==> flow/design.v <==
module MAC(
	clk,
	rst_n,
	in_valid,
	in_mode,
	in_act,
	in_wgt,
	out_act_idx,
	out_wgt_idx,
	out_idx,
    out_valid,
	out_data,
	out_finish
);
input clk, rst_n, in_valid, in_mode;
input [0:7][3:0] in_act;
input [0:8][3:0] in_wgt;
output logic [3:0] out_act_idx, out_wgt_idx, out_idx;
output logic out_valid, out_finish;
output logic [0:7][11:0] out_data;
logic cs, ns;
logic mode;
logic [3:0] cnt_reg, cnt, cnt_nxt;
logic [0:7][0:7][3:0] in;  
logic [0:9][0:9][3:0] act;  
logic [0:8][3:0] wgt;
logic [0:7][0:8][3:0] a;
logic [0:8][3:0] w;
logic [0:7][11:0] d;
logic [0:7][11:0] data;
logic [2:0] out_cnt;  
logic out_valid_nxt;
always @(*) begin
	case (cs)
	0: ns = (in_valid)? 1 : cs;
	1: ns = (out_finish)? 0 : cs;
	endcase
end
always @(posedge clk or negedge rst_n) begin
	if (~rst_n) begin
		cs <= 0;
	end else begin
		cs <= ns;
	end
end
always @(posedge clk or negedge rst_n) begin
	if (~rst_n) begin
		mode <= 0;
	end else if (in_valid) begin  
		mode <= in_mode;
	end	else begin  
		mode <= mode;
	end
end
assign out_act_idx = cnt;
assign out_wgt_idx = cnt + 1;
always @(*) begin
	if (in_valid) begin
		cnt_nxt = 0;
	end else if (cnt == 15) begin 
		cnt_nxt = 0;
	end else begin
		cnt_nxt = cnt + 1;
	end
end
always @(posedge clk or negedge rst_n) begin
	if (!rst_n) begin
		cnt <= 0;
		cnt_reg <= 0;
	end
	else begin
		cnt <= cnt_nxt;
		cnt_reg <= cnt;
	end
end
genvar i;
genvar j;
generate
	for (i = 0; i < 8; i = i + 1) begin  
		for (j = 0; j < 8; j = j + 1) begin  
			always @(posedge clk or negedge rst_n) begin
				if (~rst_n) begin
					in[i][j] <= 0;
				end else if (i == out_act_idx) begin  
					in[i][j] <= in_act[j];
				end else begin
					in[i][j] <= in[i][j];  
				end
			end
		end
	end
endgenerate
generate
	for(i = 0;i<10; i = i+1)begin
		assign act[0][i] = 0;
		assign act[9][i] = 0;
		assign act[i][0] = 0;
		assign act[i][9] = 0;
	end
	for (i = 1; i < 9; i = i + 1) begin
		for (j = 1; j < 9; j = j + 1) begin
			assign act[i][j] = in[i-1][j-1]; 
		end
	end
endgenerate
generate
	for (i = 0; i < 9; i = i + 1) begin  
		always @(posedge clk or negedge rst_n) begin  
			if (~rst_n) begin
				wgt[i] <= 0;
			end else begin
				wgt[i] <= in_wgt[i];
			end
		end
	end
endgenerate
always @(*) begin
	if (mode) begin  
		case (cnt - 2)  
		0:begin  
			for (integer n = 0; n < 8; n = n + 1) begin
				a[n][0] = act[0][n];
				a[n][1] = act[0][n + 1];
				a[n][2] = act[0][n + 2];
				a[n][3] = act[1][n];
				a[n][4] = act[1][n + 1];
				a[n][5] = act[1][n + 2];
				a[n][6] = act[2][n];
				a[n][7] = act[2][n + 1];
				a[n][8] = act[2][n + 2];
			end
		end
		1:begin  
			for (integer n = 0; n < 8; n = n + 1) begin
				a[n][0] = act[1][n];
				a[n][1] = act[1][n + 1];
				a[n][2] = act[1][n + 2];
				a[n][3] = act[2][n];
				a[n][4] = act[2][n + 1];
				a[n][5] = act[2][n + 2];
				a[n][6] = act[3][n];
				a[n][7] = act[3][n + 1];
				a[n][8] = act[3][n + 2];
			end
		end
		2:begin  
			for (integer n = 0; n < 8; n = n + 1) begin
				a[n][0] = act[2][n];
				a[n][1] = act[2][n + 1];
				a[n][2] = act[2][n + 2];
				a[n][3] = act[3][n];
				a[n][4] = act[3][n + 1];
				a[n][5] = act[3][n + 2];
				a[n][6] = act[4][n];
				a[n][7] = act[4][n + 1];
				a[n][8] = act[4][n + 2];
			end
		end
		3:begin  
			for (integer n = 0; n < 8; n = n + 1) begin
				a[n][0] = act[3][n];
				a[n][1] = act[3][n + 1];
				a[n][2] = act[3][n + 2];
				a[n][3] = act[4][n];
				a[n][4] = act[4][n + 1];
				a[n][5] = act[4][n + 2];
				a[n][6] = act[5][n];
				a[n][7] = act[5][n + 1];
				a[n][8] = act[5][n + 2];
			end
		end
		4:begin  
			for (integer n = 0; n < 8; n = n + 1) begin
				a[n][0] = act[4][n];
				a[n][1] = act[4][n + 1];
				a[n][2] = act[4][n + 2];
				a[n][3] = act[5][n];
				a[n][4] = act[5][n + 1];
				a[n][5] = act[5][n + 2];
				a[n][6] = act[6][n];
				a[n][7] = act[6][n + 1];
				a[n][8] = act[6][n + 2];
			end
		end
		5:begin  
			for (integer n = 0; n < 8; n = n + 1) begin
				a[n][0] = act[5][n];
				a[n][1] = act[5][n + 1];
				a[n][2] = act[5][n + 2];
				a[n][3] = act[6][n];
				a[n][4] = act[6][n + 1];
				a[n][5] = act[6][n + 2];
				a[n][6] = act[7][n];
				a[n][7] = act[7][n + 1];
				a[n][8] = act[7][n + 2];
			end
		end
		6:begin  
			for (integer n = 0; n < 8; n = n + 1) begin
				a[n][0] = act[6][n];
				a[n][1] = act[6][n + 1];
				a[n][2] = act[6][n + 2];
				a[n][3] = act[7][n];
				a[n][4] = act[7][n + 1];
				a[n][5] = act[7][n + 2];
				a[n][6] = act[8][n];
				a[n][7] = act[8][n + 1];
				a[n][8] = act[8][n + 2];
			end
		end
		7:begin  
			for (integer n = 0; n < 8; n = n + 1) begin
				a[n][0] = act[7][n];
				a[n][1] = act[7][n + 1];
				a[n][2] = act[7][n + 2];
				a[n][3] = act[8][n];
				a[n][4] = act[8][n + 1];
				a[n][5] = act[8][n + 2];
				a[n][6] = act[9][n];
				a[n][7] = act[9][n + 1];
				a[n][8] = act[9][n + 2];
			end
		end
		default:begin  
			for (integer n = 0; n < 8; n = n + 1) begin
				for (integer m = 0; m < 9; m = m + 1) begin
					a[n][m] = 0;
				end
			end
		end
		endcase
	end else begin  
		for (integer n = 0; n < 8; n = n + 1) begin
			for (integer m = 0; m < 9; m = m + 1) begin
				a[n][m] = act [n + 1][m + 1];
			end
		end
	end
end
generate
	for (i = 0; i < 9; i = i + 1) begin
		always @(*) begin
			w[i] = wgt[i];  
			if (~mode) begin  
				if (i == 8) begin
					w[i] = 0;
				end
			end
		end
	end
endgenerate
genvar n;
generate
	for (n = 0; n < 8; n = n + 1) begin  
		always @(*) begin
			data[n] =  a[n][0]*w[0] + a[n][1]*w[1] + a[n][2]*w[2] + a[n][3]*w[3] + a[n][4]*w[4] + a[n][5]*w[5] + a[n][6]*w[6] + a[n][7]*w[7] + a[n][8]*w[8];
		end
	end
endgenerate
generate
	for (i = 0; i < 8; i = i + 1) begin
		always @(posedge clk or negedge rst_n) begin
			if (~rst_n) begin  
				out_data[i] <= 0;
			end else begin  
				out_data[i] <= data[i];
			end
		end
	end
endgenerate
assign out_cnt = (mode)? (cnt - 2) : (cnt - 8);  
always @(*) begin
	out_valid_nxt = 0;
	if (in_valid) begin
		out_valid_nxt = 0;
	end else if (mode && cs) begin  
		out_valid_nxt = ((cnt >= 2) && (cnt <= 9));
	end else if (~mode && cs) begin  
		out_valid_nxt = ((cnt >= 8) && (cnt <= 15));
	end
end
always @(posedge clk or negedge rst_n) begin
	if (~rst_n) begin  
		out_valid <= 0;
	end else begin 
		out_valid <= out_valid_nxt;
	end 
end
always @(posedge clk or negedge rst_n) begin
	if (~rst_n) begin
		out_idx[2:0] <= 0;
	end else begin
		out_idx[2:0] <= out_cnt;  
	end
end
always @(posedge clk or negedge rst_n) begin
	if (~rst_n) begin
		out_idx[3] <= 0;
	end else begin
		out_idx[3] <= ~mode;  
	end
end
always @(posedge clk or negedge rst_n) begin
	if (~rst_n) begin
		out_finish <= 0;
	end else begin
		out_finish <= out_valid && (out_cnt == 7);  
	end
end
endmodule
# Step by step through the tools: MAC
# Module MAC before and after one edit of its RTL, step after step.
# "orig" refers to lines of the RTL above, "edited" to lines of the edited file.
# "delta": "edited" minus "orig" as printed here. "change_rel_pct": 100 x difference / "orig".
# Library cell names are shortened.
# A cell with n/a has no value.
[setup]
top_module = "MAC"
clock_port = "clk"
lib = "sky130hd"
corner = "tt_025C_1v80"

# Diff
# The edit as a unified diff against the file above.
# The edit is scripted: it alters the design's behaviour and was not made to optimise anything.
# begin of diff
@@ -280,11 +280,5 @@
 	end
 end
-always @(posedge clk or negedge rst_n) begin
-	if (~rst_n) begin  
-		out_valid <= 0;
-	end else begin 
-		out_valid <= out_valid_nxt;
-	end 
-end
+always @(*) out_valid = out_valid_nxt;
 always @(posedge clk or negedge rst_n) begin
 	if (~rst_n) begin
# end of diff

# Elaborated design
# Yosys after proc, flatten, opt, wreduce and memory -nomap, before mapping. Enables and synchronous resets that opt folds into registers are not counted as muxes. Memory bits, and registers merged into a memory's read port (data or address), are not among the register bits. Print and check cells are not counted. Equal cells are merged and count once.
[op_classes]
columns = ["element", "orig", "edited", "delta", "change_rel_pct"]
rows = [
  ["add_sub_neg", 66, 66, 0, 0.00],
  ["multipliers", 71, 71, 0, 0.00],
  ["compare", 4, 4, 0, 0.00],
  ["equal", 16, 16, 0, 0.00],
  ["muxes", 105, 105, 0, 0.00],
  ["logic", 2, 2, 0, 0.00],
  ["reduce_and_logical", 7, 7, 0, 0.00],
]
# Operator kinds equal on both sides are left out: 30.
[word_totals]
columns = ["element", "orig", "edited", "delta", "change_rel_pct"]
rows = [
  ["ff_bits", 400, 399, -1, -0.25],
  ["input_bits", 72, 72, 0, 0.00],
  ["output_inout_bits", 110, 110, 0, 0.00],
]

# Longest topological paths
# Yosys ltp: most cells in a row. Word level: on the elaborated netlist, between registers, memories and ports. Mapped: between sequential cells and ports; inverters and the memories' decode and read muxes count.
[logic_depth]
columns = ["element", "orig", "edited", "delta", "change_rel_pct"]
rows = [
  ["depth_word", 13, 13, 0, 0.00],
  ["abc_area", "0", "0", "n/a", "n/a"],
  ["ltp_mapped", 35, 36, 1, 2.86],
]

# Synthesis result
# Yosys stat after the flow's synthesis: flattened, memories mapped to cells. It holds for the ABC_AREA given above (unset counts as 0); a run with the other value may have another netlist.
[mapped]
columns = ["element", "orig", "edited", "delta", "change_rel_pct"]
rows = [
  ["mapped_cells", 6408, 6399, -9, -0.14],
  ["mapped_area_um2", 62009.5, 61738.0, -271.5, -0.44],
  ["seq_area_um2", 10009.6, 9984.6, -25.0, -0.25],
  ["flip_flops", 400, 399, -1, -0.25],
]
[types]
columns = ["cell_type", "orig", "edited", "delta", "change_rel_pct"]
rows = [
  ["nor3b_1", 256, 220, -36, -14.06],
  ["nand3_1", 240, 267, 27, 11.25],
  ["clkbuf_1", 226, 244, 18, 7.96],
  ["o21ai_0", 279, 295, 16, 5.73],
  ["buf_1", 34, 49, 15, 44.12],
  ["a222oi_1", 38, 51, 13, 34.21],
  ["buf_2", 101, 89, -12, -11.88],
  ["or3b_2", 64, 52, -12, -18.75],
  ["buf_4", 16, 4, -12, -75.00],
  ["a2111oi_0", 29, 19, -10, -34.48],
  ["and3b_1", 7, 16, 9, 128.57],
  ["nand2_1", 283, 275, -8, -2.83],
  ["nand4_1", 20, 28, 8, 40.00],
  ["buf_6", 25, 18, -7, -28.00],
  ["a221oi_1", 24, 17, -7, -29.17],
  ["o21ai_1", 7, 0, -7, -100.00],
  ["and3_1", 310, 304, -6, -1.94],
  ["o211ai_1", 19, 25, 6, 31.58],
]
# Cell types equal on both sides are left out: 22.
# The list need not be complete.

# Path before layout
# Path of least setup slack by OpenSTA after synthesis, without wires, with an ideal clock, recovery checks aside; 20% of the period is set as input and as output delay. Where synthesis merged equal registers, the netlist keeps one of their names.
[synth_path]
columns = ["element", "orig", "edited", "delta", "change_rel_pct"]
rows = [
  ["kind", "register -> register", "register -> register", "n/a", "n/a"],
  ["startpoint", "reg cnt[1]", "reg cnt[1]", "n/a", "n/a"],
  ["endpoint", "reg out_data", "reg out_data", "n/a", "n/a"],
  ["period_ns", 8.4, 8.4, 0.0, 0.00],
  ["arrival_ns", 8.043, 8.072, 0.029, 0.36],
  ["path_slack_ns", 0.253, 0.225, -0.028, "n/a"],
  ["delay_ns", 8.147, 8.176, 0.029, 0.36],
  ["driving_pins", 35, 30, -5, -14.29],
  ["synth_period_reached_ns", 8.147, 8.175, 0.028, 0.34],
]
# "delay_ns" is the arrival time less input delay plus setup time.
# "driving_pins" counts driving pins, that of a launching flip-flop among them; a cell with two outputs on the path counts twice.
# "synth_period_reached_ns" = period - worst setup slack (recovery checks aside). The figure is calculated, with input and output delays left at 20% of the set period.
# An end named without its bit number is one bit of that signal or, where synthesis recoded a state register, one of its new flip-flops.
# Between the ends stands the longest chain of elaborated cells between them, by number of cells; it is not shown to be the way that was timed. Of several equally long chains one is given.
# A line is the first line of the expression or statement that the cell stems from. Yosys adds cells for indexed reads and writes and turns some case tables into memories.
[synth_between_orig]
path_cell_list = "dfrtp_1 inv_1 ha_1 ha_1 and3b_1 buf_2 and2_1 buf_2 buf_6 buf_6 buf_2 a22oi_1 and3_1 buf_2 o21ai_0 fa_1 inv_1 fa_1 inv_1 fa_1 fa_1 inv_1 fa_1 fa_1 fa_1 inv_1 ha_1 ha_1 inv_1 fa_1 nor2b_1 o21ai_0 a21oi_1 o21ai_0 a221oi_1"
elab_chain_len = 13
cells_between = 44
[synth_lines_orig]
columns = ["element", "line", "text"]
rows = [
  ["start: declaration", 23, "logic [3:0] cnt_reg, cnt, cnt_nxt;"],
  ["start: assignment", 68, "cnt <= 0;"],
  ["start: assignment", 72, "cnt <= cnt_nxt;"],
  ["4-bit by 2-bit subtractor with 5-bit output", 119, "case (cnt - 2)"],
  ["32-bit by 3-bit == test with 1-bit output", 119, ""],
  ["4-bit parallel mux with 7-bit select", 119, ""],
  ["4-bit 2-to-1 mux", 118, "if (mode) begin"],
  ["4-bit by 4-bit multiplier with 8-bit output", 256, "data[n] = a[n][0]*w[0] + a[n][1]*w[1] + a[n][2]*w[2] + a[n][3]*w[3] + a[n][4]*w[4] + a[n][5]*w[5] + a[n][6]*w[ ..."],
  ["8-bit by 8-bit adder with 9-bit output", 256, ""],
  ["9-bit by 8-bit adder with 10-bit output", 256, ""],
  ["10-bit by 8-bit adder with 11-bit output", 256, ""],
  ["11-bit by 8-bit adder with 12-bit output", 256, ""],
  ["12-bit by 8-bit adder with 12-bit output (4 in a row)", 256, ""],
  ["end: assignment", 264, "out_data[i] <= 0;"],
  ["end: assignment", 266, "out_data[i] <= data[i];"],
  ["end: declaration", 20, "output logic [0:7][11:0] out_data;"],
]
[synth_between_edited]
path_cell_list = "dfrtp_1 inv_1 ha_1 ha_1 o311a_1 and2_1 buf_2 buf_2 buf_1 a22oi_1 and3_1 buf_2 o21ai_0 fa_1 fa_1 fa_1 inv_1 fa_1 fa_1 inv_1 fa_1 fa_1 fa_1 inv_1 fa_1 nor2b_1 o21ai_0 a21oi_1 o21ai_0 a221oi_1"
elab_chain_len = 13
cells_between = 44
[synth_lines_edited]
columns = ["element", "line", "text"]
rows = [
  ["start: declaration", 23, "logic [3:0] cnt_reg, cnt, cnt_nxt;"],
  ["start: assignment", 68, "cnt <= 0;"],
  ["start: assignment", 72, "cnt <= cnt_nxt;"],
  ["4-bit by 2-bit subtractor with 5-bit output", 119, "case (cnt - 2)"],
  ["32-bit by 3-bit == test with 1-bit output", 119, ""],
  ["4-bit parallel mux with 7-bit select", 119, ""],
  ["4-bit 2-to-1 mux", 118, "if (mode) begin"],
  ["4-bit by 4-bit multiplier with 8-bit output", 256, "data[n] = a[n][0]*w[0] + a[n][1]*w[1] + a[n][2]*w[2] + a[n][3]*w[3] + a[n][4]*w[4] + a[n][5]*w[5] + a[n][6]*w[ ..."],
  ["8-bit by 8-bit adder with 9-bit output", 256, ""],
  ["9-bit by 8-bit adder with 10-bit output", 256, ""],
  ["10-bit by 8-bit adder with 11-bit output", 256, ""],
  ["11-bit by 8-bit adder with 12-bit output", 256, ""],
  ["12-bit by 8-bit adder with 12-bit output (4 in a row)", 256, ""],
  ["end: assignment", 264, "out_data[i] <= 0;"],
  ["end: assignment", 266, "out_data[i] <= data[i];"],
  ["end: declaration", 20, "output logic [0:7][11:0] out_data;"],
]

# Worst path after layout
# Path of least setup slack in the final report of the runs of pair 1 (OpenROAD, finished layout, wires in). Where an end is a register, its clock arrival counts in the times.
[layout_path]
columns = ["element", "orig", "edited", "delta", "change_rel_pct"]
rows = [
  ["kind", "register -> register", "register -> register", "n/a", "n/a"],
  ["startpoint", "reg cnt[1]", "reg cnt[1]", "n/a", "n/a"],
  ["endpoint", "reg out_data", "reg out_data", "n/a", "n/a"],
  ["period_ns", 8.4, 8.4, 0.0, 0.00],
  ["arrival_ns", 8.78, 8.85, 0.07, 0.80],
  ["path_slack_ns", 0.16, 0.18, 0.02, "n/a"],
  ["driving_pins", 26, 29, 3, 11.54],
]
# An end named without its bit number is one bit of that signal or, where synthesis recoded a state register, one of its new flip-flops.
# Between the ends stands the longest chain of elaborated cells between them, by number of cells; it is not shown to be the way that was timed. Of several equally long chains one is given.
[layout_between_orig]
path_cell_list = "dfrtp_1 buf_4 o311a_2 clkbuf_16 and3_1 a2111oi_0 nand3_1 buf_4 buf_4 and3_1 fa_1 inv_1 fa_1 inv_1 fa_1 fa_1 fa_1 fa_1 fa_1 fa_1 ha_1 a21oi_2 o211ai_1 nor4_1 nor3_1 xor2_1"
elab_chain_len = 13
cells_between = 44
[layout_lines_orig]
columns = ["element", "line", "text"]
rows = [
  ["start: declaration", 23, "logic [3:0] cnt_reg, cnt, cnt_nxt;"],
  ["start: assignment", 68, "cnt <= 0;"],
  ["start: assignment", 72, "cnt <= cnt_nxt;"],
  ["4-bit by 2-bit subtractor with 5-bit output", 119, "case (cnt - 2)"],
  ["32-bit by 3-bit == test with 1-bit output", 119, ""],
  ["4-bit parallel mux with 7-bit select", 119, ""],
  ["4-bit 2-to-1 mux", 118, "if (mode) begin"],
  ["4-bit by 4-bit multiplier with 8-bit output", 256, "data[n] = a[n][0]*w[0] + a[n][1]*w[1] + a[n][2]*w[2] + a[n][3]*w[3] + a[n][4]*w[4] + a[n][5]*w[5] + a[n][6]*w[ ..."],
  ["8-bit by 8-bit adder with 9-bit output", 256, ""],
  ["9-bit by 8-bit adder with 10-bit output", 256, ""],
  ["10-bit by 8-bit adder with 11-bit output", 256, ""],
  ["11-bit by 8-bit adder with 12-bit output", 256, ""],
  ["12-bit by 8-bit adder with 12-bit output (4 in a row)", 256, ""],
  ["end: assignment", 264, "out_data[i] <= 0;"],
  ["end: assignment", 266, "out_data[i] <= data[i];"],
  ["end: declaration", 20, "output logic [0:7][11:0] out_data;"],
]
[layout_between_edited]
path_cell_list = "dfrtp_1 inv_1 ha_2 ha_4 o311a_4 buf_12 and3_1 a2111oi_1 nand3_1 buf_4 and3_1 fa_1 inv_1 fa_1 fa_1 fa_1 fa_1 fa_1 fa_1 inv_1 ha_1 ha_1 inv_1 fa_1 nor2b_1 o21ai_2 a21oi_2 o21ai_1 a221oi_2"
elab_chain_len = 13
cells_between = 44
[layout_lines_edited]
columns = ["element", "line", "text"]
rows = [
  ["start: declaration", 23, "logic [3:0] cnt_reg, cnt, cnt_nxt;"],
  ["start: assignment", 68, "cnt <= 0;"],
  ["start: assignment", 72, "cnt <= cnt_nxt;"],
  ["4-bit by 2-bit subtractor with 5-bit output", 119, "case (cnt - 2)"],
  ["32-bit by 3-bit == test with 1-bit output", 119, ""],
  ["4-bit parallel mux with 7-bit select", 119, ""],
  ["4-bit 2-to-1 mux", 118, "if (mode) begin"],
  ["4-bit by 4-bit multiplier with 8-bit output", 256, "data[n] = a[n][0]*w[0] + a[n][1]*w[1] + a[n][2]*w[2] + a[n][3]*w[3] + a[n][4]*w[4] + a[n][5]*w[5] + a[n][6]*w[ ..."],
  ["8-bit by 8-bit adder with 9-bit output", 256, ""],
  ["9-bit by 8-bit adder with 10-bit output", 256, ""],
  ["10-bit by 8-bit adder with 11-bit output", 256, ""],
  ["11-bit by 8-bit adder with 12-bit output", 256, ""],
  ["12-bit by 8-bit adder with 12-bit output (4 in a row)", 256, ""],
  ["end: assignment", 264, "out_data[i] <= 0;"],
  ["end: assignment", 266, "out_data[i] <= data[i];"],
  ["end: declaration", 20, "output logic [0:7][11:0] out_data;"],
]

# Measured runs
# Both versions went through the flow (Yosys, OpenROAD) with the same settings in each pair. Constraints: input delay and output delay 20% of the set period each, output load 0.01 pF.
[flow_settings_pair_1]
period_ns = 8.4
CAP_MARGIN = 20
CORE_MARGIN = 2
CORE_UTILIZATION = 40
SLEW_MARGIN = 20
[measured_pair_1]
columns = ["element", "orig", "edited", "delta", "change_rel_pct"]
rows = [
  ["post_synth_area_um2", 62009.5, 61738.0, -271.5, -0.44],
  ["design.die.area_um2", 158189.0, 157502.0, -687.0, -0.43],
  ["final_cell_area_um2", 71254.6, 71631.2, 376.6, 0.53],
  ["fin_util_pct", 46.3, 46.6, 0.3, "n/a"],
  ["fin_ws_ns", 0.165, 0.177, 0.012, "n/a"],
]
[flow_settings_pair_2]
CAP_MARGIN = 25
CELL_PAD_IN_SITES_GLOBAL_PLACEMENT = 0
CORE_ASPECT_RATIO = 0.73
CORE_UTILIZATION = 16
GPL_TIMING_DRIVEN = 1
PLACE_DENSITY_LB_ADDON = 0.0
SETUP_SLACK_MARGIN = 1.77
period_ns = 14.8
CORE_MARGIN = 2
SLEW_MARGIN = 20
[measured_pair_2]
columns = ["element", "orig", "edited", "delta", "change_rel_pct"]
rows = [
  ["post_synth_area_um2", 62009.5, 61738.0, -271.5, -0.44],
  ["design.die.area_um2", 392616.0, 390910.0, -1706.0, -0.43],
  ["final_cell_area_um2", 72762.3, 72411.9, -350.4, -0.48],
  ["fin_util_pct", 18.8, 18.9, 0.1, "n/a"],
  ["fin_ws_ns", 3.831, 4.180, 0.349, "n/a"],
]
